==> flow/design.v <==
`timescale 1 ns / 1 ps
module ame_sobel_filter #(
    parameter LINE_DATA_BITS = 7,
    parameter COMP_DATA_BITS = 8
) (
    input logic clk_i,
    input logic rst_n_i,
    input  logic comp_init_i,
    output logic comp_done_o,
    input logic [5:0] [LINE_DATA_BITS-1:0] line_data_i,
    output logic [3:0] [3:0] [COMP_DATA_BITS-1:0] comp_data_o
);
typedef enum logic [2:0] {
    IDLE   = 3'b000,
    COMP_1 = 3'b001,
    COMP_2 = 3'b010,
    COMP_3 = 3'b011,
    COMP_4 = 3'b100,
    COMP_5 = 3'b101,
    COMP_6 = 3'b110
} state_t;
state_t ctl_sta;
logic [5:0] [1:0] [COMP_DATA_BITS-1:0] line_data;
logic [3:0] [3:0] [COMP_DATA_BITS-1:0] comp_data;
typedef enum logic {
    DATA_1 = 1'b0,
    DATA_2 = 1'b1
} comp_data_t;
generate
    for (genvar i = 0; i < 6; i++) begin: comp_block
        assign line_data[i][DATA_1] = line_data_i[i];
        assign line_data[i][DATA_2] = line_data_i[i] << 1;
    end
endgenerate
logic comp_done;
assign comp_done_o = comp_done;
assign comp_data_o = comp_data;
always_ff @(posedge clk_i or negedge rst_n_i)
begin
    if (!rst_n_i) begin
        ctl_sta <= IDLE;
        comp_done <= 'b0;
        comp_data <= 'b0;
    end else begin
        case (ctl_sta)
            IDLE:
                ctl_sta <= comp_init_i ? COMP_1 : ctl_sta;
            COMP_1:
                ctl_sta <= COMP_2;
            COMP_2:
                ctl_sta <= COMP_3;
            COMP_3:
                ctl_sta <= COMP_4;
            COMP_4:
                ctl_sta <= COMP_5;
            COMP_5:
                ctl_sta <= COMP_6;
            COMP_6:
                ctl_sta <= comp_init_i ? COMP_1 : IDLE;
            default:
                ctl_sta <= IDLE;
        endcase
        comp_done <= (ctl_sta == COMP_6);
        case (ctl_sta)
            IDLE:
                comp_data <= 'b0;
            COMP_1: begin
                comp_data[0][0] <= - line_data[0][DATA_1] - line_data[1][DATA_2] - line_data[2][DATA_1];
                comp_data[1][0] <= - line_data[1][DATA_1] - line_data[2][DATA_2] - line_data[3][DATA_1];
                comp_data[2][0] <= - line_data[2][DATA_1] - line_data[3][DATA_2] - line_data[4][DATA_1];
                comp_data[3][0] <= - line_data[3][DATA_1] - line_data[4][DATA_2] - line_data[5][DATA_1];
            end
            COMP_2: begin
                comp_data[0][1] <= - line_data[0][DATA_1] - line_data[1][DATA_2] - line_data[2][DATA_1];
                comp_data[1][1] <= - line_data[1][DATA_1] - line_data[2][DATA_2] - line_data[3][DATA_1];
                comp_data[2][1] <= - line_data[2][DATA_1] - line_data[3][DATA_2] - line_data[4][DATA_1];
                comp_data[3][1] <= - line_data[3][DATA_1] - line_data[4][DATA_2] - line_data[5][DATA_1];
            end
            COMP_3: begin
                comp_data[0][0] <= comp_data[0][0] + line_data[0][DATA_1] + line_data[1][DATA_2] + line_data[2][DATA_1];
                comp_data[1][0] <= comp_data[1][0] + line_data[1][DATA_1] + line_data[2][DATA_2] + line_data[3][DATA_1];
                comp_data[2][0] <= comp_data[2][0] + line_data[2][DATA_1] + line_data[3][DATA_2] + line_data[4][DATA_1];
                comp_data[3][0] <= comp_data[3][0] + line_data[3][DATA_1] + line_data[4][DATA_2] + line_data[5][DATA_1];
                comp_data[0][2] <= - line_data[0][DATA_1] - line_data[1][DATA_2] - line_data[2][DATA_1];
                comp_data[1][2] <= - line_data[1][DATA_1] - line_data[2][DATA_2] - line_data[3][DATA_1];
                comp_data[2][2] <= - line_data[2][DATA_1] - line_data[3][DATA_2] - line_data[4][DATA_1];
                comp_data[3][2] <= - line_data[3][DATA_1] - line_data[4][DATA_2] - line_data[5][DATA_1];
            end
            COMP_4: begin
                comp_data[0][1] <= comp_data[0][1] + line_data[0][DATA_1] + line_data[1][DATA_2] + line_data[2][DATA_1];
                comp_data[1][1] <= comp_data[1][1] + line_data[1][DATA_1] + line_data[2][DATA_2] + line_data[3][DATA_1];
                comp_data[2][1] <= comp_data[2][1] + line_data[2][DATA_1] + line_data[3][DATA_2] + line_data[4][DATA_1];
                comp_data[3][1] <= comp_data[3][1] + line_data[3][DATA_1] + line_data[4][DATA_2] + line_data[5][DATA_1];
                comp_data[0][3] <= - line_data[0][DATA_1] - line_data[1][DATA_2] - line_data[2][DATA_1];
                comp_data[1][3] <= - line_data[1][DATA_1] - line_data[2][DATA_2] - line_data[3][DATA_1];
                comp_data[2][3] <= - line_data[2][DATA_1] - line_data[3][DATA_2] - line_data[4][DATA_1];
                comp_data[3][3] <= - line_data[3][DATA_1] - line_data[4][DATA_2] - line_data[5][DATA_1];
            end
            COMP_5: begin
                comp_data[0][2] <= comp_data[0][2] + line_data[0][DATA_1] + line_data[1][DATA_2] + line_data[2][DATA_1];
                comp_data[1][2] <= comp_data[1][2] + line_data[1][DATA_1] + line_data[2][DATA_2] + line_data[3][DATA_1];
                comp_data[2][2] <= comp_data[2][2] + line_data[2][DATA_1] + line_data[3][DATA_2] + line_data[4][DATA_1];
                comp_data[3][2] <= comp_data[3][2] + line_data[3][DATA_1] + line_data[4][DATA_2] + line_data[5][DATA_1];
            end
            COMP_6: begin
                comp_data[0][3] <= comp_data[0][3] + line_data[0][DATA_1] + line_data[1][DATA_2] + line_data[2][DATA_1];
                comp_data[1][3] <= comp_data[1][3] + line_data[1][DATA_1] + line_data[2][DATA_2] + line_data[3][DATA_1];
                comp_data[2][3] <= comp_data[2][3] + line_data[2][DATA_1] + line_data[3][DATA_2] + line_data[4][DATA_1];
                comp_data[3][3] <= comp_data[3][3] + line_data[3][DATA_1] + line_data[4][DATA_2] + line_data[5][DATA_1];
            end
            default:
                comp_data <= 'b0;
        endcase
    end
end
endmodule
---- Step by step through the tools: ame_sobel_filter ----
The steps from the RTL of ame_sobel_filter to its reports follow in flow order.
Lines are those of the file above, counted from 1.
Operators carry their Yosys type and port widths (W data, S select, Z words).
The mark n/a stands for no value.
set-up
  design top .............................. ame_sobel_filter
  clock ................................... clk_i
  library ................................. sky130hd
  timing corner ........................... tt_025C_1v80

---- Elaborated design ----
Counts by Yosys on the flattened word-level netlist (proc, flatten, opt, wreduce; memories kept). Register bits leave out memories and registers merged into their read ports (data or address). Print and check cells are left out. Cells with the same type and inputs are merged into one.
bit counts
  flip-flop bits (word level) ............. 132
  elaborated cells ........................ 97
  input bits .............................. 45
operators by class
  equality and inequality tests ........... 7
  add/sub/neg operators ................... 60
  reductions and logical operators ........ 5
  multiplexer cells ....................... 19
operators with widths
  cell                  number
  $pmux W8 S3           16
  $add A8 B7 Y8         32
  $add A8 B8 Y8         16
  $neg A7 Y8            4
  $sub A8 B7 Y8         4
  $sub A8 B8 Y8         4
  $pmux W3 S7           1
  $reduce_or A4 Y1      4
  $eq A3 B3 Y1 const B  3
  $eq A3 B2 Y1 const B  2
  $eq A3 B1 Y1 const B  1
  $logic_not A3 Y1      1
  $mux W3               1
  $ne A2 B2 Y1 const B  1
  $mux W1               1

---- Logic depth ----
Depth = most cells in a row (Yosys ltp): at word level without a register or memory, in the mapped netlist without a sequential cell, where the memories' decode and read muxes count.
logic depth
  depth after elaboration ................. 4
  ABC_AREA ................................ 0
  depth in mapped cells ................... 11

---- Netlist ----
Source: synth_stat.txt of the flow (Yosys; design flattened, memories mapped). It holds for the ABC_AREA given above (unset counts as 0); a run with the other value may have another netlist.
cells by type
  cell                       number  total area (sq um)
  sky130_fd_sc_hd__dfrtp_1   135     3378.24
  sky130_fd_sc_hd__fa_1      158     3.16E+03
  sky130_fd_sc_hd__ha_1      136     1.7E+03
  sky130_fd_sc_hd__inv_1     242     908.371
  sky130_fd_sc_hd__a21oi_1   152     760.73
  sky130_fd_sc_hd__a22oi_1   81      608.083
  sky130_fd_sc_hd__xnor2_1   62      543.021
  sky130_fd_sc_hd__nor2_1    130     487.968
  sky130_fd_sc_hd__a21o_1    44      330.317
  sky130_fd_sc_hd__a211oi_1  34      255.245
  sky130_fd_sc_hd__o21ai_0   51      255.245
  sky130_fd_sc_hd__xor2_1    28      245.235
  sky130_fd_sc_hd__clkbuf_1  39      146.39
  sky130_fd_sc_hd__a221oi_1  13      113.859
  sky130_fd_sc_hd__o31ai_1   15      112.608
  sky130_fd_sc_hd__clkbuf_8  7       96.342
  sky130_fd_sc_hd__a2111o_1  8       90.086
  sky130_fd_sc_hd__nand2_1   22      82.579
Not listed: further types 27, cells in them 115.
synthesis totals
  cells in the netlist .................... 1472
  flip-flop cells ......................... 136
  sequential area ......................... 3404.5 sq um
  mapped area ............................. 14212.4 sq um
  buffer cells ............................ 55

---- Path before layout ----
Path of least setup slack by OpenSTA after synthesis, without wires, with an ideal clock, recovery checks aside; 20% of the period is set as input and as output delay. Where synthesis merged equal registers, the netlist keeps one of their names.
timing post-synthesis
  path kind ............................... input -> register
  start point ............................. input port line_data_i
  end point ............................... register comp_data
  time at the first pin ................... 1.000 ns
  input delay ............................. 1.000 ns
  slack ................................... 1.228 ns
  delay of the path ....................... 2.772 ns
  stages on the path ...................... 11
  setup time .............................. 0.142 ns
  clock period ............................ 5.0 ns
  data arrival time ....................... 3.630 ns
  path buffers ............................ 0
  synthesis period reached ................ 3.772 ns
"delay of the path" is the arrival time less input delay plus setup time.
"stages on the path": output pins that drive a net of the path, with the launching flip-flop's if there is one; two outputs of one cell count as two.
"synthesis period reached" is the clock period less the worst setup slack; recovery checks do not enter. This is arithmetic on one report: input and output delays are still those of the set period (20% each).
Where an end lacks its bit number, it is one bit of the signal, or one of the new flip-flops if synthesis recoded a state register.
Between the ends stands the longest chain of elaborated cells between them, by number of cells; it is not shown to be the way that was timed. Of several equally long chains one is given.
A line is the first line of the expression or statement that the cell stems from. Yosys adds cells for indexed reads and writes and turns some case tables into memories.
A register here has more assigning lines than the two given.
between the ends, post-synthesis
  cell sequence ........................... sky130_fd_sc_hd__inv_1 -> sky130_fd_sc_hd__fa_1 -> sky130_fd_sc_hd__inv_1 -> sky130_fd_sc_hd__fa_1 -> sky130_fd_sc_hd__ha_1 -> sky130_fd_sc_hd__fa_1 -> sky130_fd_sc_hd__a21o_1 -> sky130_fd_sc_hd__a21oi_1 -> sky130_fd_sc_hd__xnor2_1 -> sky130_fd_sc_hd__a221oi_1 -> sky130_fd_sc_hd__a32oi_1
  cells in the longest elaborated chain ... 3
  elaborated cells on any way between the ends .. 5
  classes of those cells .................. add/sub (4); mux (1)
RTL lines, path post-synthesis
  item             line  text
  start, declared  10    input logic [5:0] [LINE_DATA_BITS-1:0] line_data_i,
  $add A8 B8 Y8    101   comp_data[1][2] <= comp_data[1][2] + line_data[1][DATA_1] + line_data[2][DATA_2] + line_data[3][DATA_1];
  $add A8 B7 Y8    101
  $pmux W8 S3      64    case (ctl_sta)
  end, assigned    43    comp_data <= 'b0;
  end, assigned    66    comp_data <= 'b0;
  end, declared    24    logic [3:0] [3:0] [COMP_DATA_BITS-1:0] comp_data;

---- Timing after layout ----
From the final timing report of job 1: the path of least setup slack in the routed layout; clock arrival at registers is part of the times.
timing post-layout
  path kind ............................... input -> register
  start point ............................. input port line_data_i
  end point ............................... register comp_data
  time at the first pin ................... 0.86 ns
  clock period ............................ 4.3 ns
  data arrival time ....................... 4.44 ns
  slack ................................... 0.23 ns
  path buffers ............................ 1
  input delay ............................. 0.86 ns
  setup time .............................. 0.07 ns
  stages on the path ...................... 11
Where an end lacks its bit number, it is one bit of the signal, or one of the new flip-flops if synthesis recoded a state register.
Between the ends stands the longest chain of elaborated cells between them, by number of cells; it is not shown to be the way that was timed. Of several equally long chains one is given.
A register here has more assigning lines than the two given.
between the ends, post-layout
  cell sequence ........................... sky130_fd_sc_hd__clkdlybuf4s50_1 -> sky130_fd_sc_hd__inv_1 -> sky130_fd_sc_hd__fa_1 -> sky130_fd_sc_hd__fa_1 -> sky130_fd_sc_hd__inv_1 -> sky130_fd_sc_hd__ha_1 -> sky130_fd_sc_hd__a211oi_1 -> sky130_fd_sc_hd__o21ai_0 -> sky130_fd_sc_hd__a211o_1 -> sky130_fd_sc_hd__and3_1 -> sky130_fd_sc_hd__a21oi_1
  cells in the longest elaborated chain ... 2
  elaborated cells on any way between the ends .. 3
  classes of those cells .................. add/sub (2); mux (1)
RTL lines, path post-layout
  item             line  text
  start, declared  10    input logic [5:0] [LINE_DATA_BITS-1:0] line_data_i,
  $add A8 B7 Y8    80    comp_data[0][0] <= comp_data[0][0] + line_data[0][DATA_1] + line_data[1][DATA_2] + line_data[2][DATA_1];
  $pmux W8 S3      64    case (ctl_sta)
  end, assigned    43    comp_data <= 'b0;
  end, assigned    66    comp_data <= 'b0;
  end, declared    24    logic [3:0] [3:0] [COMP_DATA_BITS-1:0] comp_data;

--- measured runs ---
Module ame_sobel_filter, platform sky130hd: 4 stored runs of the flow (Yosys, OpenROAD) with differing settings, in no particular order. Input and output delays are each 20% of the period that was set; the output load is 0.01 pF.
By "worst setup path time (ns)" is meant the share of the clock period that the worst setup path is allowed (20% is reserved at inputs, 20% at outputs), minus its slack. Clock arrival times at its registers enter into it.
"finish__power__total" is the tool's figure for a default switching activity; nothing was simulated.

Flow files of job 1
==> flow/run.sh <==
#!/bin/bash
# the make line also repeats the synthesis and layout settings of config.mk as NAME=value (left out here)
make -C /OpenROAD-flow-scripts/flow DESIGN_CONFIG=/design/flow/config.mk WORK_HOME=/design/flow/orfs CLKGATE_MAP_FILE= finish
==> flow/config.mk <==
export PLATFORM = sky130hd
export DESIGN_NAME = ame_sobel_filter
export DESIGN_NICKNAME = ame_sobel_filter
export VERILOG_FILES = /design/flow/design.v
export SDC_FILE = /design/flow/constraint.sdc
export NUM_CORES = 4
export LEC_CHECK = 0
export CAP_MARGIN = 20
export CORE_MARGIN = 2
export CORE_UTILIZATION = 40
export SLEW_MARGIN = 20
==> flow/constraint.sdc <==
create_clock -name core_clock -period 4.3 [get_ports {clk_i}]
set_input_delay 0.8600 -clock core_clock [delete_from_list [all_inputs] [get_ports {clk_i}]]
set_output_delay 0.8600 -clock core_clock [all_outputs]
set_load 0.01 [all_outputs]

report of job 1
yosys chip area after synthesis (um^2): 14212.4
finish__design__die__area: 37054.3
finish__design__instance__area__stdcell: 17678.2
finish__design__instance__utilization: 0.5007
finish__timing__setup__ws: 0.234
finish__timing__setup__tns: 0.000
finish__timing__hold__ws: 0.467
finish__power__total: 1.239e-02
worst setup path time (ns): 3.21
worst setup path kind: input -> register

Flow files of job 2
==> flow/run.sh <==
#!/bin/bash
# the make line also repeats the synthesis and layout settings of config.mk as NAME=value (left out here)
make -C /OpenROAD-flow-scripts/flow DESIGN_CONFIG=/design/flow/config.mk WORK_HOME=/design/flow/orfs CLKGATE_MAP_FILE= finish
==> flow/config.mk <==
export PLATFORM = sky130hd
export DESIGN_NAME = ame_sobel_filter
export DESIGN_NICKNAME = ame_sobel_filter
export VERILOG_FILES = /design/flow/design.v
export SDC_FILE = /design/flow/constraint.sdc
export NUM_CORES = 4
export LEC_CHECK = 0
export CAP_MARGIN = 20
export CORE_MARGIN = 2
export CORE_UTILIZATION = 52
export GPL_ROUTABILITY_DRIVEN = 0
export PLACE_DENSITY_LB_ADDON = 0.02
export SLEW_MARGIN = 25
==> flow/constraint.sdc <==
create_clock -name core_clock -period 7.68 [get_ports {clk_i}]
set_input_delay 1.5360 -clock core_clock [delete_from_list [all_inputs] [get_ports {clk_i}]]
set_output_delay 1.5360 -clock core_clock [all_outputs]
set_load 0.01 [all_outputs]

report of job 2
yosys chip area after synthesis (um^2): 14212.4
finish__design__die__area: 28669.3
finish__design__instance__area__stdcell: 16799.9
finish__design__instance__utilization: 0.6251
finish__timing__setup__ws: 2.470
finish__timing__setup__tns: 0.000
finish__timing__hold__ws: 0.532
finish__power__total: 6.569e-03
worst setup path time (ns): 3.67
worst setup path kind: input -> register

Flow files of job 3
==> flow/run.sh <==
#!/bin/bash
# the make line also repeats the synthesis and layout settings of config.mk as NAME=value (left out here)
make -C /OpenROAD-flow-scripts/flow DESIGN_CONFIG=/design/flow/config.mk WORK_HOME=/design/flow/orfs CLKGATE_MAP_FILE= finish
==> flow/config.mk <==
export PLATFORM = sky130hd
export DESIGN_NAME = ame_sobel_filter
export DESIGN_NICKNAME = ame_sobel_filter
export VERILOG_FILES = /design/flow/design.v
export SDC_FILE = /design/flow/constraint.sdc
export NUM_CORES = 4
export LEC_CHECK = 0
export ABC_AREA = 1
export CAP_MARGIN = 20
export CELL_PAD_IN_SITES_DETAIL_PLACEMENT = 2
export CORE_ASPECT_RATIO = 0.94
export CORE_MARGIN = 2
export CORE_UTILIZATION = 61
export CTS_CLUSTER_DIAMETER = 356
export GPL_ROUTABILITY_DRIVEN = 0
export GPL_TIMING_DRIVEN = 0
export MAX_ROUTING_LAYER = met4
export SETUP_SLACK_MARGIN = 1.64
export SLEW_MARGIN = 20
export TNS_END_PERCENT = 5
==> flow/constraint.sdc <==
create_clock -name core_clock -period 7.68 [get_ports {clk_i}]
set_input_delay 1.5360 -clock core_clock [delete_from_list [all_inputs] [get_ports {clk_i}]]
set_output_delay 1.5360 -clock core_clock [all_outputs]
set_load 0.01 [all_outputs]

report of job 3: did not finish, place, DPL-0033

Flow files of job 4
==> flow/run.sh <==
#!/bin/bash
# the make line also repeats the synthesis and layout settings of config.mk as NAME=value (left out here)
make -C /OpenROAD-flow-scripts/flow DESIGN_CONFIG=/design/flow/config.mk WORK_HOME=/design/flow/orfs CLKGATE_MAP_FILE= finish
==> flow/config.mk <==
export PLATFORM = sky130hd
export DESIGN_NAME = ame_sobel_filter
export DESIGN_NICKNAME = ame_sobel_filter
export VERILOG_FILES = /design/flow/design.v
export SDC_FILE = /design/flow/constraint.sdc
export NUM_CORES = 4
export LEC_CHECK = 0
export CAP_MARGIN = 20
export CELL_PAD_IN_SITES_DETAIL_PLACEMENT = 2
export CORE_ASPECT_RATIO = 1.88
export CORE_MARGIN = 2
export CORE_UTILIZATION = 61
export CTS_CLUSTER_DIAMETER = 356
export GPL_ROUTABILITY_DRIVEN = 0
export GPL_TIMING_DRIVEN = 0
export MAX_ROUTING_LAYER = met4
export SETUP_SLACK_MARGIN = 1.64
export SLEW_MARGIN = 20
==> flow/constraint.sdc <==
create_clock -name core_clock -period 7.68 [get_ports {clk_i}]
set_input_delay 1.5360 -clock core_clock [delete_from_list [all_inputs] [get_ports {clk_i}]]
set_output_delay 1.5360 -clock core_clock [all_outputs]
set_load 0.01 [all_outputs]

report of job 4: did not finish, place, DPL-0033
--- end ---
